==> flow/design.v <==
`timescale 1ns/1ns
module dma_ahb_fifo_sync_small
     #(parameter FDW =32,   
                 FAW =4,   
                 FULN=4)   
(
       input   wire           rst  
     , input   wire           clr  
     , input   wire           clk
     , output  wire           wr_rdy
     , input   wire           wr_vld
     , input   wire [FDW-1:0] wr_din
     , input   wire           rd_rdy
     , output  wire           rd_vld
     , output  wire [FDW-1:0] rd_dout
     , output  wire           full
     , output  wire           empty
     , output  wire           fullN   
     , output  wire           emptyN  
     , output  reg  [FAW:0]   rd_cnt  
     , output  wire [FAW:0]   wr_cnt  
);
   localparam FDT = 1<<FAW;
   reg  [FAW:0]   fifo_head;  
   reg  [FAW:0]   fifo_tail;  
   reg  [FAW:0]   next_tail;
   reg  [FAW:0]   next_head;
   wire [FAW-1:0] read_addr = (rd_vld&rd_rdy) ? next_head[FAW-1:0]
                                              : fifo_head[FAW-1:0];
   always @(posedge clk or posedge rst) begin
      if (rst) begin
          fifo_tail <= 0;
          next_tail <= 1;
      end else if (clr) begin
          fifo_tail <= 0;
          next_tail <= 1;
      end else begin
          if (!full && wr_vld) begin
              fifo_tail <= next_tail;
              next_tail <= next_tail + 1;
          end 
      end
   end
   always @(posedge clk or posedge rst) begin
      if (rst) begin
          fifo_head <= 0;
          next_head <= 1;
      end else if (clr) begin
          fifo_head <= 0;
          next_head <= 1;
      end else begin
          if (!empty && rd_rdy) begin
              fifo_head <= next_head;
              next_head <= next_head + 1;
          end
      end
   end
   assign  wr_cnt = FDT-rd_cnt;
   always @(posedge clk or posedge rst) begin
      if (rst) begin
         rd_cnt <= 0;
      end else if (clr) begin
         rd_cnt <= 0;
      end else begin
         if (wr_vld&&!full&&(!rd_rdy||(rd_rdy&&empty))) begin
             rd_cnt <= rd_cnt + 1;
         end else
         if (rd_rdy&&!empty&&(!wr_vld||(wr_vld&&full))) begin
             rd_cnt <= rd_cnt - 1;
         end
      end
   end
   assign rd_vld = ~empty;
   assign wr_rdy = ~full;
   assign empty  = (fifo_head == fifo_tail);
   assign full   = (rd_cnt>=FDT);
   assign fullN  = (rd_cnt>=(FDT-FULN));
   assign emptyN = (rd_cnt<=FULN);
   reg [FDW-1:0] Mem [0:FDT-1];
   assign rd_dout  = Mem[fifo_head[FAW-1:0]];
   always @(posedge clk) begin
       if (!full && wr_vld) begin
           Mem[fifo_tail[FAW-1:0]] <= wr_din;
       end
   end
endmodule
`timescale 1ns/1ns
module dma_ahb_csr #(parameter T_ADDR_WID=8)
(
       input   wire                   RESET_N
     , input   wire                   CLK
     , input   wire [T_ADDR_WID-1:0]  T_ADDR
     , input   wire                   T_WREN
     , input   wire                   T_RDEN
     , input   wire [31:0]            T_WDATA
     , output  reg  [31:0]            T_RDATA
     , output  wire                   IRQ
     , output  wire            DMA_EN
     , output  wire            DMA_GO
     , input   wire            DMA_BUSY
     , input   wire            DMA_DONE
     , output  wire  [31:0]    DMA_SRC
     , output  wire  [31:0]    DMA_DST
     , output  wire  [15:0]    DMA_BNUM  
     , output  wire  [ 4:0]    DMA_BURST  
);
   localparam CSRA_NAME0   = 8'h00,
              CSRA_NAME1   = 8'h04,
              CSRA_NAME2   = 8'h08,
              CSRA_NAME3   = 8'h0C,
              CSRA_COMP0   = 8'h10,
              CSRA_COMP1   = 8'h14,
              CSRA_COMP2   = 8'h18,
              CSRA_COMP3   = 8'h1C,
              CSRA_VERSION = 8'h20,
              CSRA_CONTROL = 8'h30,
              CSRA_NUM     = 8'h40,
              CSRA_SOURCE  = 8'h44,
              CSRA_DEST    = 8'h48;
   wire [31:0] csr_name0   = "DMA "; 
   wire [31:0] csr_name1   = "AHB "; 
   wire [31:0] csr_name2   = "    "; 
   wire [31:0] csr_name3   = "    "; 
   wire [31:0] csr_comp0   = "DYNA"; 
   wire [31:0] csr_comp1   = "LITH"; 
   wire [31:0] csr_comp2   = "    "; 
   wire [31:0] csr_comp3   = "    "; 
   wire [31:0] csr_version = 32'h20140429;
   reg         csr_ctl_en;  
   reg         csr_ctl_ip;  
   reg         csr_ctl_ie;  
   reg         csr_num_go;  
   reg  [ 4:0] csr_num_burst;  
   reg  [15:0] csr_num_byte;  
   reg  [31:0] csr_source;  
   reg  [31:0] csr_dest;  
   always @ (posedge CLK or negedge RESET_N) begin
   if (RESET_N==1'b0) begin
       T_RDATA <= 'h0;
   end else begin
      if (T_RDEN) begin
         case (T_ADDR) 
           CSRA_NAME0   : T_RDATA <= csr_name0  ;
           CSRA_NAME1   : T_RDATA <= csr_name1  ;
           CSRA_NAME2   : T_RDATA <= csr_name2  ;
           CSRA_NAME3   : T_RDATA <= csr_name3  ;
           CSRA_COMP0   : T_RDATA <= csr_comp0  ;
           CSRA_COMP1   : T_RDATA <= csr_comp1  ;
           CSRA_COMP2   : T_RDATA <= csr_comp2  ;
           CSRA_COMP3   : T_RDATA <= csr_comp3  ;
           CSRA_VERSION : T_RDATA <= csr_version;
           CSRA_CONTROL : T_RDATA <= {csr_ctl_en  
                                     ,29'h0       
                                     ,csr_ctl_ip  
                                     ,csr_ctl_ie  
                                     };
           CSRA_NUM     : T_RDATA <= {csr_num_go     
                                     ,DMA_BUSY       
                                     ,DMA_DONE       
                                     ,8'h0          
                                     ,csr_num_burst  
                                     ,csr_num_byte   
                                     };
           CSRA_SOURCE  : T_RDATA <= csr_source;
           CSRA_DEST    : T_RDATA <= csr_dest;
           default: begin
                    T_RDATA <=32'h0;
           end
         endcase
      end else T_RDATA <= 'h0;
   end  
   end  
   always @ (posedge CLK or negedge RESET_N) begin
   if (RESET_N==1'b0) begin
       csr_ctl_en    <= 1'b0;
       csr_num_burst <= 1'b1;
       csr_num_byte  <= 16'h0;
       csr_source    <= 32'h0;
       csr_dest      <= 32'h0;
   end else begin
      if (T_WREN) begin
         case (T_ADDR) 
           CSRA_CONTROL : csr_ctl_en  
                          <= T_WDATA[31];
           CSRA_NUM     : begin
                          csr_num_burst  
                          <= (T_WDATA[20:16]<4) ? 1
                           : (T_WDATA[20:16]<8) ? 4
                           : (T_WDATA[20:16]<16) ? 8
                           : 16;
                          csr_num_byte   
                          <= T_WDATA[15:0];
                          end
           CSRA_SOURCE  : csr_source <= T_WDATA;
           CSRA_DEST    : csr_dest <= T_WDATA;
         endcase
      end
   end  
   end  
   always @ (posedge CLK or negedge RESET_N) begin
   if (RESET_N==1'b0) begin
       csr_num_go <= 1'b0;  
   end else begin
       if (T_WREN&&(T_ADDR==CSRA_NUM)) begin
           csr_num_go  <= csr_ctl_en & T_WDATA[31];
       end else begin
           if (DMA_DONE) csr_num_go <= 1'b0;
       end
   end  
   end  
   always @ (posedge CLK or negedge RESET_N) begin
   if (RESET_N==1'b0) begin
       csr_ctl_ie <= 1'b0;  
       csr_ctl_ip <= 1'b0;  
   end else begin
       if (T_WREN&&(T_ADDR==CSRA_CONTROL)) begin
           csr_ctl_ie            <= T_WDATA[0];
           csr_ctl_ip            <= (T_WDATA[1]==1'b1) ? 1'b0 : csr_ctl_ip;
       end else begin
           if (csr_ctl_ie & DMA_GO & DMA_DONE)
               csr_ctl_ip <= 1'b1;
       end
   end  
   end  
   assign IRQ = csr_ctl_ip;
   assign DMA_EN = csr_ctl_en;
   assign DMA_GO = csr_ctl_en & csr_num_go;
   assign DMA_SRC = csr_source;
   assign DMA_DST = csr_dest;
   assign DMA_BNUM = csr_num_byte;
   assign DMA_BURST = csr_num_burst;
endmodule
`timescale  1ns/1ns
module dma_ahb_csr_ahb
(
       input   wire          HRESETn 
     , input   wire          HCLK
     , input   wire          HSEL
     , input   wire  [31:0]  HADDR
     , input   wire  [ 1:0]  HTRANS
     , input   wire          HWRITE
     , input   wire  [ 2:0]  HSIZE
     , input   wire  [ 2:0]  HBURST
     , input   wire  [31:0]  HWDATA
     , output  reg   [31:0]  HRDATA
     , output  wire  [ 1:0]  HRESP
     , input   wire          HREADYin
     , output  reg           HREADYout
     , output  wire          IRQ
     , output  wire          DMA_EN
     , output  wire          DMA_GO
     , input   wire          DMA_BUSY
     , input   wire          DMA_DONE
     , output  wire  [31:0]  DMA_SRC
     , output  wire  [31:0]  DMA_DST
     , output  wire  [15:0]  DMA_BNUM  
     , output  wire  [ 4:0]  DMA_BURST  
);
   assign HRESP = 2'b00;  
   localparam T_ADDR_WID = 8;
   reg  [T_ADDR_WID-1:0] T_ADDR;
   reg                   T_WREN;
   reg                   T_RDEN;
   reg  [31:0]           T_WDATA;  
   wire [31:0]           T_RDATA;  
   reg  [ 2:0]           T_SIZE;
   reg [2:0] state;
   localparam STH_IDLE   = 3'h0,
              STH_WRITE0 = 3'h1,
              STH_WRITE1 = 3'h2,
              STH_READ0  = 3'h3, 
              STH_READ1  = 3'h4;
   always @ (posedge HCLK or negedge HRESETn) begin
       if (HRESETn==0) begin
           HRDATA    <=  ~'h0;
           HREADYout <=  1'b1;
           T_ADDR    <=   'h0;
           T_WREN    <=  1'b0;
           T_RDEN    <=  1'b0;
           T_WDATA   <=  ~'h0;
           T_SIZE    <=  3'h0;
           state     <= STH_IDLE;
       end else begin  
           case (state)
           STH_IDLE: begin
                T_RDEN    <= 1'b0;
                T_WREN    <= 1'b0;
                if (HSEL && HREADYin) begin
                   case (HTRANS)
                   2'b00, 2'b01: begin  
                          HREADYout <= 1'b1;
                          T_RDEN    <= 1'b0;
                          T_WREN    <= 1'b0;
                          state     <= STH_IDLE;
                    end  
                   2'b10, 2'b11: begin  
                          HREADYout <= 1'b0;
                          T_ADDR    <= HADDR[T_ADDR_WID-1:0];
                          T_SIZE    <= HSIZE;
                          if (HWRITE) begin  
                              state  <= STH_WRITE0;
                          end else begin  
                              T_RDEN <= 1'b1;  
                              state  <= STH_READ0;
                          end
                    end  
                   endcase  
                end else begin 
                    T_WREN    <= 1'b0;
                    T_RDEN    <= 1'b0;
                    HREADYout <= 1'b1;
                end
                end  
           STH_WRITE0: begin
                     T_WREN    <= 1'b1;
                     T_WDATA   <= HWDATA;
                     HREADYout <= 1'b1;
                     state     <= STH_WRITE1;
                end  
           STH_WRITE1: begin
                     T_WREN    <= 1'b0;
                     T_WDATA   <= 32'b0;
                     HREADYout <= 1'b1;
                     state     <= STH_IDLE;
                end  
           STH_READ0: begin
                    T_RDEN    <= 1'b0;
                    state     <= STH_READ1;
                end  
           STH_READ1: begin
                    HREADYout <= 1'b1;
                    HRDATA    <= T_RDATA;
                    state     <= STH_IDLE;
                end  
           endcase  
       end  
   end  
   dma_ahb_csr #(.T_ADDR_WID(T_ADDR_WID))
   u_csr (
       .RESET_N   (HRESETn)
     , .CLK       (HCLK   )
     , .T_ADDR    (T_ADDR )
     , .T_WREN    (T_WREN )
     , .T_RDEN    (T_RDEN )
     , .T_WDATA   (T_WDATA)
     , .T_RDATA   (T_RDATA)
     , .IRQ       (IRQ    )
     , .DMA_EN    (DMA_EN   )
     , .DMA_GO    (DMA_GO   )
     , .DMA_BUSY  (DMA_BUSY )
     , .DMA_DONE  (DMA_DONE )
     , .DMA_SRC   (DMA_SRC  )
     , .DMA_DST   (DMA_DST  )
     , .DMA_BNUM  (DMA_BNUM ) 
     , .DMA_BURST (DMA_BURST) 
   );
endmodule
`timescale 1ns/1ns
module dma_ahb_master
(
       input   wire            HRESETn
     , input   wire            HCLK
     , output  reg             HBUSREQ
     , input   wire            HGRANT
     , output  reg   [31:0]    HADDR
     , output  reg   [ 1:0]    HTRANS
     , output  reg             HWRITE
     , output  reg   [ 2:0]    HSIZE
     , output  reg   [ 2:0]    HBURST
     , output  wire  [ 3:0]    HPROT
     , output  reg   [31:0]    HWDATA
     , input   wire  [31:0]    HRDATA
     , input   wire  [ 1:0]    HRESP
     , input   wire            HREADY
     , input   wire            DMA_EN
     , input   wire            DMA_GO
     , output  reg             DMA_BUSY
     , output  reg             DMA_DONE
     , input   wire  [31:0]    DMA_SRC
     , input   wire  [31:0]    DMA_DST
     , input   wire  [15:0]    DMA_BNUM  
     , input   wire  [ 4:0]    DMA_BURST  
);
   assign HPROT  = 4'b0011;
   reg [31:0] dma_rd_addr;
   reg [15:0] dma_rd_bnum;
   reg [ 4:0] dma_rd_burst;
   reg [31:0] dma_rd_data;
   reg [31:0] dma_wr_addr;
   reg [15:0] dma_wr_bnum;
   reg [ 4:0] dma_wr_burst;
   reg [31:0] dma_wr_data;
   reg        dma_wr_data_vld;
   reg [ 6:0] bnum;  
   reg         fifo_wr_vld;
   wire        fifo_wr_rdy;
   reg  [31:0] fifo_wr_dat;
   wire        fifo_rd_vld;
   reg         fifo_rd_rdy;
   wire [31:0] fifo_rd_dat;
   wire        fifo_empty ;
   wire        fifo_full  ;
   localparam ST_READY    = 'h0
            , ST_START    = 'h1
            , ST_RD_ARB_S = 'h2
            , ST_RD_S0    = 'h3
            , ST_RD_S1    = 'h4
            , ST_WR_ARB_S = 'h5
            , ST_WR_S0    = 'h6
            , ST_WR_S1    = 'h7
            , ST_RD_ARB_B = 'h8
            , ST_RD_B0    = 'h9
            , ST_RD_B1    = 'hA
            , ST_RD_B2    = 'hB
            , ST_WR_ARB_B = 'hC
            , ST_WR_B0    = 'hD
            , ST_CHECK    = 'hE
            , ST_DONE     = 'hF;
   reg [3:0] state;
   always @ (posedge HCLK or negedge HRESETn) begin
   if (HRESETn==1'b0) begin
       HBUSREQ         <=  1'b0;
       HADDR           <=~32'h0;
       HTRANS          <=  2'b0;
       HSIZE           <=  3'b0;
       HBURST          <=  3'b0;
       HWRITE          <=  1'b0;
       HWDATA          <=~32'h0;
       DMA_BUSY        <=  1'b0;
       DMA_DONE        <=  1'b0;
       dma_rd_addr     <=~32'h0;
       dma_rd_bnum     <= 16'h0;  
       dma_rd_burst    <=  5'h0;
       dma_rd_data     <=~32'h0;
       dma_wr_addr     <=~32'h0;
       dma_wr_bnum     <= 16'h0;  
       dma_wr_burst    <=  5'h0;
       dma_wr_data     <=~32'h0;
       dma_wr_data_vld <= 1'b0;
       bnum            <=  6'h0;  
       fifo_wr_vld     <=  1'b0;
       fifo_wr_dat     <= 32'h0;
       fifo_rd_rdy     <=  1'b0;
       state           <= ST_READY;
   end else if (DMA_EN==1'b0) begin
       HBUSREQ         <=  1'b0;
       HADDR           <=~32'h0;
       HTRANS          <=  2'b0;
       HSIZE           <=  3'b0;
       HBURST          <=  3'b0;
       HWRITE          <=  1'b0;
       HWDATA          <=~32'h0;
       DMA_BUSY        <=  1'b0;
       DMA_DONE        <=  1'b0;
       dma_rd_addr     <=~32'h0;
       dma_rd_bnum     <= 16'h0;  
       dma_rd_burst    <=  5'h0;
       dma_rd_data     <=~32'h0;
       dma_wr_addr     <=~32'h0;
       dma_wr_bnum     <= 16'h0;  
       dma_wr_burst    <=  5'h0;
       dma_wr_data     <=~32'h0;
       dma_wr_data_vld <= 1'b0;
       bnum            <=  6'h0;  
       fifo_wr_vld     <=  1'b0;
       fifo_wr_dat     <= 32'h0;
       fifo_rd_rdy     <=  1'b0;
       state           <= ST_READY;
   end else begin
   case (state)
   ST_READY: begin
      if ((DMA_GO==1'b1)&&(DMA_BNUM>0)&&(DMA_BURST>0)) begin
          DMA_BUSY     <= 1'b1;
          DMA_DONE     <= 1'b0;
          dma_rd_addr  <= DMA_SRC;
          dma_rd_bnum  <= DMA_BNUM;
          dma_rd_burst <=  5'h0;
          dma_wr_addr  <= DMA_DST;
          dma_wr_bnum  <= DMA_BNUM;
          dma_wr_burst <=  5'h0;
          bnum         <=  6'h0;
          HBUSREQ      <=  1'b1;  
          state        <= ST_START;
      end
      end  
   ST_START: begin
      HBUSREQ <= 1'b1;
      if ( (DMA_BURST==5'h1)||          
           (dma_rd_addr[1:0]!=2'b00)||  
           (dma_rd_bnum<4)||            
           (dma_rd_bnum<(DMA_BURST<<2))) begin
           bnum  <= (dma_rd_addr[1:0]!=2'b00) ? 1
                  : (dma_rd_bnum<4) ? 1
                  : 4;
           state <= ST_RD_ARB_S;
      end else begin
           bnum  <= 4;
           state <= ST_RD_ARB_B;
      end
      end  
   ST_RD_ARB_S: begin
      if (HGRANT&HREADY) begin
          HBUSREQ <= 1'b0;
          HADDR   <= dma_rd_addr;
          HSIZE   <= (bnum==1'b1) ? 3'b000 : 3'b010;  
          HTRANS  <= 2'b10;   
          HBURST  <= 3'b000;  
          state   <= ST_RD_S0;
      end
      end  
   ST_RD_S0: begin
      if (HREADY==1'b1) begin
          HTRANS  <= 2'b00;  
          state   <= ST_RD_S1;
      end
      end  
   ST_RD_S1: begin
      if (HREADY==1'b1) begin
          dma_rd_addr   <= dma_rd_addr + bnum;
          dma_rd_bnum   <= dma_rd_bnum - bnum;
          dma_rd_data   <= HRDATA;
          HBUSREQ       <= 1'b1;
          state         <= ST_WR_ARB_S;
      end
      end  
   ST_WR_ARB_S: begin
      if (HGRANT&HREADY) begin
          HBUSREQ  <= 1'b0;
          HADDR    <= dma_wr_addr;
          HWRITE   <= 1'b1;
          HSIZE   <= (bnum==1'b1) ? 3'b000 : 3'b010;  
          HTRANS   <= 2'b10;  
          HBURST   <= 3'b000;  
          state    <= ST_WR_S0;
      end
      end  
   ST_WR_S0: begin
      if (HREADY==1'b1) begin
          HTRANS      <= 2'b00;  
          HWRITE      <= 1'b0;
          HWDATA      <= dma_rd_data;
          dma_wr_addr <= dma_wr_addr + bnum;
          dma_wr_bnum <= dma_wr_bnum - bnum;
          state       <= ST_WR_S1;
      end
      end  
   ST_WR_S1: begin
      if (HREADY==1'b1) begin
          state       <= ST_CHECK;
      end
      end  
   ST_RD_ARB_B: begin
      if (HGRANT&HREADY) begin
          HADDR   <= dma_rd_addr;
          HSIZE   <= 3'b010;  
          HTRANS  <= 2'b10;   
          case (DMA_BURST)
           4: HBURST <= 3'b011;  
           8: HBURST <= 3'b101;  
          16: HBURST <= 3'b111;  
          default: HBURST <= 3'b001;  
          endcase
          dma_rd_addr  <= dma_rd_addr + bnum;
          dma_rd_burst <= dma_rd_burst + 1;
          state        <= ST_RD_B0;
      end
      end  
   ST_RD_B0: begin
      if (HREADY==1'b1) begin
          if (dma_rd_burst<DMA_BURST) begin
              HADDR        <= dma_rd_addr;
              HTRANS       <= 2'b11;   
              dma_rd_addr  <= dma_rd_addr + bnum;
              dma_rd_burst <= dma_rd_burst + 1;
          end else begin
              HBUSREQ     <= 1'b0;
              HTRANS      <= 2'b00;   
          end
          state <= ST_RD_B1;
      end
      end  
   ST_RD_B1: begin
      if (HREADY==1'b1) begin
          dma_rd_bnum <= dma_rd_bnum - bnum;
          fifo_wr_vld <= 1'b1;
          fifo_wr_dat <= HRDATA;
          if (dma_rd_burst<DMA_BURST) begin
              HADDR        <= dma_rd_addr;
              HTRANS       <= 2'b11;   
              dma_rd_addr  <= dma_rd_addr + bnum;
              dma_rd_burst <= dma_rd_burst + 1;
          end else begin
              HTRANS      <= 2'b00;   
          end
          if (dma_rd_burst==(DMA_BURST-2)) begin
              HBUSREQ     <= 1'b0;
          end
          if (dma_rd_burst==DMA_BURST) begin
              state   <= ST_RD_B2;
          end
      end else begin
          fifo_wr_vld <= 1'b0;
      end
      end  
   ST_RD_B2: begin
      if (HREADY==1'b1) begin
          dma_rd_bnum <= dma_rd_bnum - bnum;
          fifo_wr_vld <= 1'b1;
          fifo_wr_dat <= HRDATA;
          HBUSREQ <= 1'b1;
          state   <= ST_WR_ARB_B;
      end else begin
          fifo_wr_vld <= 1'b0;
      end
      end  
   ST_WR_ARB_B: begin
      fifo_wr_vld <= 1'b0;
      if (HGRANT&HREADY) begin
          HADDR   <= dma_wr_addr;
          HWRITE  <= 1'b1;
          HSIZE   <= 3'b010;  
          HTRANS  <= 2'b10;   
          case (DMA_BURST)
           4: HBURST <= 3'b011;  
           8: HBURST <= 3'b101;  
          16: HBURST <= 3'b111;  
          default: HBURST <= 3'b001;  
          endcase
          dma_wr_addr  <= dma_wr_addr + bnum;
          dma_wr_burst <= dma_wr_burst + 1;
          fifo_rd_rdy  <= 1'b1;
          state        <= ST_WR_B0;
      end
      end  
   ST_WR_B0: begin
      if (HREADY==1'b1) begin
          HWDATA          <= (dma_wr_data_vld) ? dma_wr_data : fifo_rd_dat;
          dma_wr_data_vld <= 1'b0;
          fifo_rd_rdy     <= 1'b1;
          dma_wr_bnum     <= dma_wr_bnum - bnum;
          if (dma_wr_burst<DMA_BURST) begin
              HADDR        <= dma_wr_addr;
              HTRANS       <= 2'b11;   
              dma_wr_addr  <= dma_wr_addr + bnum;
              dma_wr_burst <= dma_wr_burst + 1;
          end else begin
              HWRITE  <= 1'b0;
              HTRANS  <= 2'b00;   
          end
          if (dma_wr_burst==(DMA_BURST-2)) begin
              HBUSREQ <= 1'b0;
          end 
          if (dma_wr_burst==DMA_BURST) begin
              fifo_rd_rdy <= 1'b0;
              state       <= ST_CHECK;
          end
      end else begin
          fifo_rd_rdy     <= 1'b0;
          dma_wr_data_vld <= 1'b1;
          dma_wr_data     <= (dma_wr_data_vld) ? dma_wr_data : fifo_rd_dat;
      end
      end  
   ST_CHECK: begin
      fifo_rd_rdy <= 1'b0;
      if (HREADY==1'b0) begin
      end else if (dma_rd_bnum>0) begin
         HBUSREQ      <= 1'b1;
         dma_rd_burst <= 5'h0;
         dma_wr_burst <= 5'h0;
         state        <= ST_START;
      end else begin
         DMA_BUSY <= 1'b0;
         DMA_DONE <= 1'b1;
         state    <= ST_DONE;
      end
      end  
   ST_DONE: begin
      if (DMA_GO==1'b0) begin
         DMA_DONE <= 1'b0;
         state    <= ST_READY;
      end
      end  
   endcase
   end  
   end  
   dma_ahb_fifo_sync_small
   u_fifo (
       .rst     (~HRESETn   ) 
     , .clr     (1'b0       ) 
     , .clk     (HCLK       )
     , .wr_rdy  (fifo_wr_rdy)
     , .wr_vld  (fifo_wr_vld)
     , .wr_din  (fifo_wr_dat)
     , .rd_rdy  (fifo_rd_rdy)
     , .rd_vld  (fifo_rd_vld)
     , .rd_dout (fifo_rd_dat)
     , .full    (fifo_full  )
     , .empty   (fifo_empty )
     , .fullN   () 
     , .emptyN  () 
     , .rd_cnt  () 
     , .wr_cnt  () 
   );
endmodule
`timescale 1ns/1ns
module dma_ahb_simple
(
       input   wire          HRESETn
     , input   wire          HCLK
     , input   wire          S_HSEL
     , input   wire  [31:0]  S_HADDR
     , input   wire  [ 1:0]  S_HTRANS
     , input   wire          S_HWRITE
     , input   wire  [ 2:0]  S_HSIZE
     , input   wire  [ 2:0]  S_HBURST
     , input   wire  [31:0]  S_HWDATA
     , output  wire  [31:0]  S_HRDATA
     , output  wire  [ 1:0]  S_HRESP
     , input   wire          S_HREADYin
     , output  wire          S_HREADYout
     , output  wire          IRQ
     , output  wire          M_HBUSREQ
     , input   wire          M_HGRANT
     , output  wire  [31:0]  M_HADDR
     , output  wire  [ 1:0]  M_HTRANS
     , output  wire          M_HWRITE
     , output  wire  [ 2:0]  M_HSIZE
     , output  wire  [ 2:0]  M_HBURST
     , output  wire  [ 3:0]  M_HPROT
     , output  wire  [31:0]  M_HWDATA
     , input   wire  [31:0]  M_HRDATA
     , input   wire  [ 1:0]  M_HRESP
     , input   wire          M_HREADY
);
   wire            DMA_EN   ;  
   wire            DMA_GO   ;
   wire            DMA_BUSY ;
   wire            DMA_DONE ;
   wire  [31:0]    DMA_SRC  ;  
   wire  [31:0]    DMA_DST  ;  
   wire  [15:0]    DMA_BNUM ;  
   wire  [ 4:0]    DMA_BURST;  
   dma_ahb_csr_ahb
   u_csr (
       .HRESETn   (HRESETn    )
     , .HCLK      (HCLK       )
     , .HSEL      (S_HSEL     )
     , .HADDR     (S_HADDR    )
     , .HTRANS    (S_HTRANS   )
     , .HWRITE    (S_HWRITE   )
     , .HSIZE     (S_HSIZE    )
     , .HBURST    (S_HBURST   )
     , .HWDATA    (S_HWDATA   )
     , .HRDATA    (S_HRDATA   )
     , .HRESP     (S_HRESP    )
     , .HREADYin  (S_HREADYin )
     , .HREADYout (S_HREADYout)
     , .IRQ       (IRQ        )
     , .DMA_EN    (DMA_EN     )
     , .DMA_GO    (DMA_GO     )
     , .DMA_BUSY  (DMA_BUSY   )
     , .DMA_DONE  (DMA_DONE   )
     , .DMA_SRC   (DMA_SRC    )
     , .DMA_DST   (DMA_DST    )
     , .DMA_BNUM  (DMA_BNUM   )
     , .DMA_BURST (DMA_BURST  )
   );
   dma_ahb_master
   u_master (
       .HRESETn   (HRESETn    )
     , .HCLK      (HCLK       )
     , .HBUSREQ   (M_HBUSREQ  )
     , .HGRANT    (M_HGRANT   )
     , .HADDR     (M_HADDR    )
     , .HTRANS    (M_HTRANS   )
     , .HWRITE    (M_HWRITE   )
     , .HSIZE     (M_HSIZE    )
     , .HBURST    (M_HBURST   )
     , .HPROT     (M_HPROT    )
     , .HWDATA    (M_HWDATA   )
     , .HRDATA    (M_HRDATA   )
     , .HRESP     (M_HRESP    )
     , .HREADY    (M_HREADY   )
     , .DMA_EN    (DMA_EN     )
     , .DMA_GO    (DMA_GO     )
     , .DMA_BUSY  (DMA_BUSY   )
     , .DMA_DONE  (DMA_DONE   )
     , .DMA_SRC   (DMA_SRC    )
     , .DMA_DST   (DMA_DST    )
     , .DMA_BNUM  (DMA_BNUM   )
     , .DMA_BURST (DMA_BURST  )
   );
endmodule
Wiki page: dma_ahb_simple / tool data

Reports on dma_ahb_simple
Tool output for the design above before and after an edit, in the order of the flow.
Lines under "before" count in the file above, lines under "after" in the edited file.
"diff": "after" minus "before" as printed here. "rel_change_pct": 100 x difference / "before".
Operators carry their Yosys type and port widths (W data, S select, Z words).
Library cell names are shortened.
{"block": "setup", "top_module": "dma_ahb_simple", "clk_port": "HCLK", "library": "sky130hd", "corner": "tt_025C_1v80"}

The edit
Unified diff, file above to edited file.
This change comes from a script, not from a designer. The edited design behaves differently; no optimisation was intended.
begin of diff
@@ -185,5 +185,5 @@
            CSRA_NUM     : begin
                           csr_num_burst  
-                          <= (T_WDATA[20:16]<4) ? 1
+                          <= (T_WDATA[20:16]==4) ? 1
                            : (T_WDATA[20:16]<8) ? 4
                            : (T_WDATA[20:16]<16) ? 8
end of diff

Word level
Counts by Yosys on the flattened word-level netlist (proc, flatten, opt, wreduce; memories kept). Register bits leave out memories and registers merged into their read ports (data or address). Print and check cells are left out. Cells with the same type and inputs are merged into one.
Memory sizes are those after Yosys's memory passes, which may raise the word count (mostly to a power of two), join words into wider ones and drop unused or constant bits.
{"block": "bits", "item": "romBits", "before": 0, "after": 0, "diff": 0}
{"block": "bits", "item": "out_inout_bits", "before": 114, "after": 114, "diff": 0, "rel_change_pct": 0.00}
{"block": "bits", "item": "clocked_rd_ports_x_width", "before": 0, "after": 0, "diff": 0}
{"block": "bits", "item": "register_bits", "before": 500, "after": 500, "diff": 0, "rel_change_pct": 0.00}
{"block": "bits", "item": "mem_bits_rw", "before": 512, "after": 512, "diff": 0, "rel_change_pct": 0.00}
{"block": "bits", "item": "latchBits", "before": 0, "after": 0, "diff": 0}
{"block": "bits", "item": "memories", "before": 1, "after": 1, "diff": 0, "rel_change_pct": 0.00}
{"block": "bits", "item": "wordCells", "before": 412, "after": 412, "diff": 0, "rel_change_pct": 0.00}
{"block": "mem_list", "item": "mem_shapes", "before": "u_master.u_fifo.Mem 16 x 32 bit 1R1W", "after": "u_master.u_fifo.Mem 16 x 32 bit 1R1W"}
{"block": "classes", "item": "mul", "before": 0, "after": 0, "diff": 0}
{"block": "classes", "item": "mux", "before": 164, "after": 164, "diff": 0, "rel_change_pct": 0.00}
{"block": "classes", "item": "eq_ne", "before": 103, "after": 104, "diff": 1, "rel_change_pct": 0.97}
{"block": "classes", "item": "shifts", "before": 0, "after": 0, "diff": 0}
{"block": "classes", "item": "add_sub_neg", "before": 10, "after": 10, "diff": 0, "rel_change_pct": 0.00}
{"block": "classes", "item": "bitwise", "before": 5, "after": 5, "diff": 0, "rel_change_pct": 0.00}
{"block": "classes", "item": "n_cmp", "before": 11, "after": 10, "diff": -1, "rel_change_pct": -9.09}
{"block": "classes", "item": "div_mod_pow", "before": 0, "after": 0, "diff": 0}
{"block": "classes", "item": "reduce_and_logical", "before": 75, "after": 75, "diff": 0, "rel_change_pct": 0.00}
{"block": "ops", "operator": "$eq A5 B3 Y1 const B", "before": 1, "after": 2, "diff": 1, "rel_change_pct": 100.00}
{"block": "ops", "operator": "$lt A5 B3 Y1 const B", "before": 1, "after": 0, "diff": -1, "rel_change_pct": -100.00}
{"block": "ops", "operator": "$mux W1", "before": 43, "after": 43, "diff": 0, "rel_change_pct": 0.00}
{"block": "ops", "operator": "$mux W32", "before": 33, "after": 33, "diff": 0, "rel_change_pct": 0.00}
{"block": "ops", "operator": "$mux W4", "before": 21, "after": 21, "diff": 0, "rel_change_pct": 0.00}
{"block": "ops", "operator": "$ne A3 B3 Y1 const B", "before": 18, "after": 18, "diff": 0, "rel_change_pct": 0.00}
{"block": "ops", "operator": "$ne A3 B2 Y1 const B", "before": 17, "after": 17, "diff": 0, "rel_change_pct": 0.00}
{"block": "ops", "operator": "$mux W5", "before": 16, "after": 16, "diff": 0, "rel_change_pct": 0.00}
{"block": "ops", "operator": "$reduce_or A2 Y1", "before": 12, "after": 12, "diff": 0, "rel_change_pct": 0.00}
{"block": "ops", "operator": "$logic_and A1 B1 Y1", "before": 11, "after": 11, "diff": 0, "rel_change_pct": 0.00}
{"block": "ops", "operator": "$reduce_and A2 Y1", "before": 11, "after": 11, "diff": 0, "rel_change_pct": 0.00}
{"block": "ops", "operator": "$mux W2", "before": 9, "after": 9, "diff": 0, "rel_change_pct": 0.00}
{"block": "ops", "operator": "$eq A4 B4 Y1 const B", "before": 8, "after": 8, "diff": 0, "rel_change_pct": 0.00}
{"block": "ops", "operator": "$mux W3", "before": 8, "after": 8, "diff": 0, "rel_change_pct": 0.00}
{"block": "ops", "operator": "$reduce_bool A2 Y1", "before": 8, "after": 8, "diff": 0, "rel_change_pct": 0.00}
{"block": "ops", "operator": "$pmux W1 S2", "before": 6, "after": 6, "diff": 0, "rel_change_pct": 0.00}
{"block": "ops", "operator": "$add A5 B1 Y5 const B", "before": 5, "after": 5, "diff": 0, "rel_change_pct": 0.00}
{"block": "ops", "operator": "$and A1 B1 Y1", "before": 5, "after": 5, "diff": 0, "rel_change_pct": 0.00}
{"block": "ops", "operator": "$logic_or A1 B1 Y1", "before": 5, "after": 5, "diff": 0, "rel_change_pct": 0.00}
{"block": "ops", "operator": "$ne A5 B1 Y1 const B", "before": 5, "after": 5, "diff": 0, "rel_change_pct": 0.00}
{"block": "ops", "operator": "$eq A4 B3 Y1 const B", "before": 4, "after": 4, "diff": 0, "rel_change_pct": 0.00}
{"block": "ops", "operator": "$eq A8 B5 Y1 const B", "before": 4, "after": 4, "diff": 0, "rel_change_pct": 0.00}
{"block": "ops", "operator": "$logic_not A1 Y1", "before": 4, "after": 4, "diff": 0, "rel_change_pct": 0.00}
{"block": "ops", "operator": "$mux W7", "before": 4, "after": 4, "diff": 0, "rel_change_pct": 0.00}
{"block": "ops", "operator": "$ne A3 B1 Y1 const B", "before": 4, "after": 4, "diff": 0, "rel_change_pct": 0.00}
{"block": "ops", "operator": "$reduce_and A3 Y1", "before": 4, "after": 4, "diff": 0, "rel_change_pct": 0.00}
{"block": "ops", "operator": "$eq A5 B5 Y1", "before": 3, "after": 3, "diff": 0, "rel_change_pct": 0.00}
{"block": "ops", "operator": "$eq A8 B7 Y1 const B", "before": 3, "after": 3, "diff": 0, "rel_change_pct": 0.00}
The list need not be complete.

Logic depth
Yosys ltp: most cells in a row. Word level: on the elaborated netlist, between registers, memories and ports. Mapped: between sequential cells and ports; inverters and the memories' decode and read muxes count.
{"block": "logic_depth", "item": "ltp_word", "before": 7, "after": 7, "diff": 0, "rel_change_pct": 0.00}
{"block": "logic_depth", "item": "ABC_AREA", "before": "0", "after": "0"}
{"block": "logic_depth", "item": "ltp_mapped", "before": 13, "after": 14, "diff": 1, "rel_change_pct": 7.69}
{"block": "logic_depth", "item": "ltp_nobuf", "before": 11, "after": 11, "diff": 0, "rel_change_pct": 0.00}

Netlist
The flow's flattened synthesis, as Yosys stat reports it; memories are mapped. The netlist is that of the ABC_AREA named above (0 if unset); the other value can give another one.
{"block": "mapped", "item": "mapped_cells", "before": 3161, "after": 3189, "diff": 28, "rel_change_pct": 0.89}
{"block": "mapped", "item": "yosys_area_um2", "before": 43518.0, "after": 43784.5, "diff": 266.5, "rel_change_pct": 0.61}
{"block": "mapped", "item": "seq_area_um2", "before": 28364.7, "after": 28364.7, "diff": 0.0, "rel_change_pct": 0.00}
{"block": "mapped", "item": "flip_flops", "before": 1018, "after": 1018, "diff": 0, "rel_change_pct": 0.00}
{"block": "by_type", "cell": "nor2_1", "before": 226, "after": 298, "diff": 72, "rel_change_pct": 31.86}
{"block": "by_type", "cell": "mux2i_1", "before": 180, "after": 122, "diff": -58, "rel_change_pct": -32.22}
{"block": "by_type", "cell": "nand2b_1", "before": 13, "after": 56, "diff": 43, "rel_change_pct": 330.77}
{"block": "by_type", "cell": "nand2_1", "before": 218, "after": 256, "diff": 38, "rel_change_pct": 17.43}
{"block": "by_type", "cell": "mux4_2", "before": 92, "after": 129, "diff": 37, "rel_change_pct": 40.22}
{"block": "by_type", "cell": "a41oi_1", "before": 2, "after": 36, "diff": 34, "rel_change_pct": 1700.00}
{"block": "by_type", "cell": "a21oi_1", "before": 173, "after": 141, "diff": -32, "rel_change_pct": -18.50}
{"block": "by_type", "cell": "o21ai_1", "before": 1, "after": 31, "diff": 30, "rel_change_pct": 3000.00}
{"block": "by_type", "cell": "o21ai_0", "before": 125, "after": 99, "diff": -26, "rel_change_pct": -20.80}
{"block": "by_type", "cell": "a2111oi_0", "before": 1, "after": 23, "diff": 22, "rel_change_pct": 2200.00}
{"block": "by_type", "cell": "buf_2", "before": 13, "after": 34, "diff": 21, "rel_change_pct": 161.54}
{"block": "by_type", "cell": "nand3_1", "before": 68, "after": 48, "diff": -20, "rel_change_pct": -29.41}
{"block": "by_type", "cell": "o22ai_1", "before": 44, "after": 25, "diff": -19, "rel_change_pct": -43.18}
{"block": "by_type", "cell": "o22a_1", "before": 50, "after": 34, "diff": -16, "rel_change_pct": -32.00}
{"block": "by_type", "cell": "clkbuf_1", "before": 165, "after": 151, "diff": -14, "rel_change_pct": -8.48}
{"block": "by_type", "cell": "o311ai_0", "before": 13, "after": 0, "diff": -13, "rel_change_pct": -100.00}
{"block": "by_type", "cell": "nor3_1", "before": 53, "after": 41, "diff": -12, "rel_change_pct": -22.64}
{"block": "by_type", "cell": "nor4_1", "before": 22, "after": 11, "diff": -11, "rel_change_pct": -50.00}
The list need not be complete.
The figures by module come from a second, unflattened synthesis with its own total; it is not the netlist above.
{"block": "unflattened", "item": "cells_unflattened", "before": 3159, "after": 3177, "diff": 18, "rel_change_pct": 0.57}
{"block": "unflattened", "item": "hier_area_um2", "before": 44600.3, "after": 44840.5, "diff": 240.2, "rel_change_pct": 0.54}
Each row is one instance without its submodules.
{"block": "modules_before", "mod": "dma_ahb_fifo_sync_small", "mod_seq_area_um2": 16002.8, "n_inst": 1, "cells": 884, "mod_area_um2": 20966.4}
{"block": "modules_before", "mod": "dma_ahb_master", "mod_seq_area_um2": 7273.2, "n_inst": 1, "cells": 1634, "mod_area_um2": 15024.4}
{"block": "modules_before", "mod": "dma_ahb_csr #(T_ADDR_WID=8)", "mod_seq_area_um2": 3004.1, "n_inst": 1, "cells": 428, "mod_area_um2": 5431.5}
{"block": "modules_before", "mod": "dma_ahb_csr_ahb", "mod_seq_area_um2": 2084.5, "n_inst": 1, "cells": 213, "mod_area_um2": 3178.0}
{"block": "modules_before", "mod": "dma_ahb_simple", "mod_seq_area_um2": 0.0, "n_inst": 1, "cells": 0, "mod_area_um2": 0.0}
{"block": "modules_after", "mod": "dma_ahb_fifo_sync_small", "mod_seq_area_um2": 16002.8, "n_inst": 1, "cells": 884, "mod_area_um2": 20966.4}
{"block": "modules_after", "mod": "dma_ahb_master", "mod_seq_area_um2": 7273.2, "n_inst": 1, "cells": 1650, "mod_area_um2": 15407.3}
{"block": "modules_after", "mod": "dma_ahb_csr #(T_ADDR_WID=8)", "mod_seq_area_um2": 3004.1, "n_inst": 1, "cells": 430, "mod_area_um2": 5288.8}
{"block": "modules_after", "mod": "dma_ahb_csr_ahb", "mod_seq_area_um2": 2084.5, "n_inst": 1, "cells": 213, "mod_area_um2": 3178.0}
{"block": "modules_after", "mod": "dma_ahb_simple", "mod_seq_area_um2": 0.0, "n_inst": 1, "cells": 0, "mod_area_um2": 0.0}

Timing after synthesis
OpenSTA on the mapped netlist: ideal clock, no wires. The path of least setup slack (recovery checks aside). Input and output delay are each 20% of the period. Register names are those of the netlist, which keeps one name where synthesis merged equal registers.
{"block": "synth_timing", "item": "path_type", "before": "register -> register", "after": "register -> register"}
{"block": "synth_timing", "item": "from", "before": "reg u_master.u_fifo.rd_cnt[4]", "after": "reg u_master.u_fifo.rd_cnt[4]"}
{"block": "synth_timing", "item": "to", "before": "mem u_master.u_fifo.Mem[12][0]", "after": "mem u_master.u_fifo.Mem[4][0]"}
{"block": "synth_timing", "item": "arrival_ps", "before": 3250, "after": 3411, "diff": 161, "rel_change_pct": 4.95}
{"block": "synth_timing", "item": "delay_ps", "before": 3711, "after": 3872, "diff": 161, "rel_change_pct": 4.34}
{"block": "synth_timing", "item": "tclk_ps", "before": 4500, "after": 4500, "diff": 0, "rel_change_pct": 0.00}
{"block": "synth_timing", "item": "n_path_buf", "before": 1, "after": 2, "diff": 1, "rel_change_pct": 100.00}
{"block": "synth_timing", "item": "driving_pins", "before": 6, "after": 6, "diff": 0, "rel_change_pct": 0.00}
{"block": "synth_timing", "item": "setup_time_ps", "before": 461, "after": 461, "diff": 0}
{"block": "synth_timing", "item": "t_first_pin_ps", "before": 0, "after": 0, "diff": 0}
{"block": "synth_timing", "item": "slack_ps", "before": 789, "after": 628, "diff": -161}
{"block": "synth_timing", "item": "period_less_setup_slack_ps", "before": 3711, "after": 3872, "diff": 161, "rel_change_pct": 4.34}
"delay_ps" is the arrival time less input delay plus setup time.
"driving_pins" counts driving pins, that of a launching flip-flop among them; a cell with two outputs on the path counts twice.
"period_less_setup_slack_ps" = period - worst setup slack (recovery checks aside). The figure is calculated, with input and output delays left at 20% of the set period.
The rows between start and end are the longest chain of elaborated cells between them; the timing report does not say that the signal goes this way. Where chains are equally long, one stands for them.
Each line given opens the expression or statement behind the cell; cells for indexed reads and writes are added by Yosys, which also makes memories of some case tables.
At most two assigning lines are given for a register; there are more.
before: Only ways into the end's enable, where the timed path ends, are counted here.
{"block": "synth_via_before", "cell_sequence": "dfrtp_1 > nand2b_1 > inv_1 > clkbuf_1 > nand3_1 > nor3_1", "elab_chain_cells": 4, "cells_between": 5, "cone_classes": "compare: 1; mux: 2; reduce/logical: 2"}
{"block": "synth_lines_before", "item": "start, declared", "line_no": 20, "source": ", output  reg  [FAW:0]   rd_cnt"}
{"block": "synth_lines_before", "item": "start, assigned", "line_no": 66, "source": "rd_cnt <= rd_cnt + 1;"}
{"block": "synth_lines_before", "item": "start, assigned", "line_no": 69, "source": "rd_cnt <= rd_cnt - 1;"}
{"block": "synth_lines_before", "item": "$ge A5 B5 Y1", "line_no": 76, "source": "assign full   = (rd_cnt>=FDT);"}
{"block": "synth_lines_before", "item": "$logic_not A1 Y1", "line_no": 82, "source": "if (!full && wr_vld) begin"}
{"block": "synth_lines_before", "item": "$logic_and A1 B1 Y1", "line_no": 82}
{"block": "synth_lines_before", "item": "$mux W4", "line_no": 82}
{"block": "synth_lines_before", "item": "end, declared", "line_no": 79, "source": "reg [FDW-1:0] Mem [0:FDT-1];"}
after: Only ways into the end's enable, where the timed path ends, are counted here.
{"block": "synth_via_after", "cell_sequence": "dfrtp_1 > nor2b_1 > clkbuf_1 > clkbuf_1 > nand3b_1 > nor3_1", "elab_chain_cells": 4, "cells_between": 5, "cone_classes": "compare: 1; mux: 2; reduce/logical: 2"}
{"block": "synth_lines_after", "item": "start, declared", "line_no": 20, "source": ", output  reg  [FAW:0]   rd_cnt"}
{"block": "synth_lines_after", "item": "start, assigned", "line_no": 66, "source": "rd_cnt <= rd_cnt + 1;"}
{"block": "synth_lines_after", "item": "start, assigned", "line_no": 69, "source": "rd_cnt <= rd_cnt - 1;"}
{"block": "synth_lines_after", "item": "$ge A5 B5 Y1", "line_no": 76, "source": "assign full   = (rd_cnt>=FDT);"}
{"block": "synth_lines_after", "item": "$logic_not A1 Y1", "line_no": 82, "source": "if (!full && wr_vld) begin"}
{"block": "synth_lines_after", "item": "$logic_and A1 B1 Y1", "line_no": 82}
{"block": "synth_lines_after", "item": "$mux W4", "line_no": 82}
{"block": "synth_lines_after", "item": "end, declared", "line_no": 79, "source": "reg [FDW-1:0] Mem [0:FDT-1];"}

Worst path after layout
From the final timing report of the runs of pair 1: the path of least setup slack in the routed layout; clock arrival at registers is part of the times.
The report prints the path's times to 10 ps; the period is as set.
{"block": "layout_timing", "item": "path_type", "before": "register -> register", "after": "register -> register"}
{"block": "layout_timing", "item": "from", "before": "reg u_csr.u_csr.csr_num_burst[3]", "after": "reg u_csr.u_csr.csr_num_burst[3]"}
{"block": "layout_timing", "item": "to", "before": "reg u_master.dma_wr_addr[24]", "after": "reg u_master.dma_rd_addr[25]"}
{"block": "layout_timing", "item": "tclk_ps", "before": 3350, "after": 3350, "diff": 0, "rel_change_pct": 0.00}
{"block": "layout_timing", "item": "driving_pins", "before": 10, "after": 10, "diff": 0, "rel_change_pct": 0.00}
{"block": "layout_timing", "item": "t_first_pin_ps", "before": 690, "after": 700, "diff": 10, "rel_change_pct": 1.45}
{"block": "layout_timing", "item": "slack_ps", "before": 380, "after": 500, "diff": 120}
{"block": "layout_timing", "item": "setup_time_ps", "before": 80, "after": 70, "diff": -10}
{"block": "layout_timing", "item": "n_path_buf", "before": 1, "after": 1, "diff": 0, "rel_change_pct": 0.00}
{"block": "layout_timing", "item": "arrival_ps", "before": 3550, "after": 3470, "diff": -80, "rel_change_pct": -2.25}
The rows between start and end are the longest chain of elaborated cells between them; the timing report does not say that the signal goes this way. Where chains are equally long, one stands for them.
At most two assigning lines are given for a register; there are more.
{"block": "layout_via_before", "cell_sequence": "dfrtp_1 > inv_1 > ha_1 > a21o_1 > a221oi_1 > o32a_1 > nand2_1 > nor2_1 > buf_4 > a22oi_1", "elab_chain_cells": 5, "cells_between": 11, "cone_classes": "compare: 2; eq/ne: 2; mux: 5; reduce/logical: 2"}
{"block": "layout_lines_before", "item": "start, declared", "line_no": 133, "source": "reg  [ 4:0] csr_num_burst;"}
{"block": "layout_lines_before", "item": "start, assigned", "line_no": 176, "source": "csr_num_burst <= 1'b1;"}
{"block": "layout_lines_before", "item": "$lt A5 B5 Y1", "line_no": 641, "source": "if (dma_wr_burst<DMA_BURST) begin"}
{"block": "layout_lines_before", "item": "$mux W32", "line_no": 641}
{"block": "layout_lines_before", "item": "$mux W32", "line_no": 636, "source": "if (HREADY==1'b1) begin"}
{"block": "layout_lines_before", "item": "$pmux W32 S4", "line_no": 470, "source": "case (state)"}
{"block": "layout_lines_before", "item": "$mux W32", "line_no": 445, "source": "end else if (DMA_EN==1'b0) begin"}
{"block": "layout_lines_before", "item": "end, assigned", "line_no": 435, "source": "dma_wr_addr     <=~32'h0;"}
{"block": "layout_lines_before", "item": "end, assigned", "line_no": 459, "source": "dma_wr_addr     <=~32'h0;"}
{"block": "layout_lines_before", "item": "end, declared", "line_no": 389, "source": "reg [31:0] dma_wr_addr;"}
{"block": "layout_via_after", "cell_sequence": "dfrtp_1 > inv_1 > ha_1 > and3_1 > a221oi_2 > a21oi_2 > or3_1 > buf_4 > o211a_1 > a31oi_1", "elab_chain_cells": 5, "cells_between": 11, "cone_classes": "compare: 2; eq/ne: 2; mux: 5; reduce/logical: 2"}
{"block": "layout_lines_after", "item": "start, declared", "line_no": 133, "source": "reg  [ 4:0] csr_num_burst;"}
{"block": "layout_lines_after", "item": "start, assigned", "line_no": 176, "source": "csr_num_burst <= 1'b1;"}
{"block": "layout_lines_after", "item": "$lt A5 B5 Y1", "line_no": 587, "source": "if (dma_rd_burst<DMA_BURST) begin"}
{"block": "layout_lines_after", "item": "$mux W32", "line_no": 587}
{"block": "layout_lines_after", "item": "$mux W32", "line_no": 583, "source": "if (HREADY==1'b1) begin"}
{"block": "layout_lines_after", "item": "$pmux W32 S4", "line_no": 470, "source": "case (state)"}
{"block": "layout_lines_after", "item": "$mux W32", "line_no": 445, "source": "end else if (DMA_EN==1'b0) begin"}
{"block": "layout_lines_after", "item": "end, assigned", "line_no": 431, "source": "dma_rd_addr     <=~32'h0;"}
{"block": "layout_lines_after", "item": "end, assigned", "line_no": 455, "source": "dma_rd_addr     <=~32'h0;"}
{"block": "layout_lines_after", "item": "end, declared", "line_no": 385, "source": "reg [31:0] dma_rd_addr;"}

Layout results
Runs of the flow (Yosys, OpenROAD) on both versions; the two runs of a pair have the same settings. The constraints put input and output delay at 20% of the set period each and load the outputs with 0.01 pF.
{"block": "settings_pair_1", "period_ns": 3.35, "CAP_MARGIN": 20, "CORE_MARGIN": 2, "CORE_UTILIZATION": 40, "SLEW_MARGIN": 20}
{"block": "measured_pair_1", "item": "final_setup_tns_ps", "before": 0, "after": 0, "diff": 0}
{"block": "measured_pair_1", "item": "clock_period_reached_ps", "before": 2972, "after": 2847, "diff": -125, "rel_change_pct": -4.21}
{"block": "measured_pair_1", "item": "synthesis_area_um2", "before": 43518.0, "after": 43784.5, "diff": 266.5, "rel_change_pct": 0.61}
{"block": "measured_pair_1", "item": "dieArea_um2", "before": 111449.0, "after": 112125.0, "diff": 676.0, "rel_change_pct": 0.61}
{"block": "measured_pair_1", "item": "setup_worst_slack_ps", "before": 378, "after": 503, "diff": 125}
{"block": "measured_pair_1", "item": "post_route_stdcell_area_um2", "before": 51354.3, "after": 52048.7, "diff": 694.4, "rel_change_pct": 1.35}
{"block": "settings_pair_2", "ABC_AREA": 1, "CAP_MARGIN": 40, "CELL_PAD_IN_SITES_GLOBAL_PLACEMENT": 3, "CORE_UTILIZATION": 34, "GPL_ROUTABILITY_DRIVEN": 1, "GPL_TIMING_DRIVEN": 1, "PLACE_DENSITY": 0.78, "period_ns": 5.76, "CORE_MARGIN": 2, "SLEW_MARGIN": 20}
{"block": "measured_pair_2", "item": "final_setup_tns_ps", "before": 0, "after": 0, "diff": 0}
{"block": "measured_pair_2", "item": "clock_period_reached_ps", "before": 3356, "after": 3428, "diff": 72, "rel_change_pct": 2.15}
{"block": "measured_pair_2", "item": "synthesis_area_um2", "before": 47351.7, "after": 47516.8, "diff": 165.1, "rel_change_pct": 0.35}
{"block": "measured_pair_2", "item": "dieArea_um2", "before": 142272.0, "after": 142763.0, "diff": 491.0, "rel_change_pct": 0.35}
{"block": "measured_pair_2", "item": "setup_worst_slack_ps", "before": 2404, "after": 2332, "diff": -72}
{"block": "measured_pair_2", "item": "post_route_stdcell_area_um2", "before": 55426.9, "after": 55585.8, "diff": 158.9, "rel_change_pct": 0.29}
By "clock_period_reached_ps" is meant the clock period of the run minus its worst setup slack. This is arithmetic on one report: input and output delays are still those of the set period (20% each).
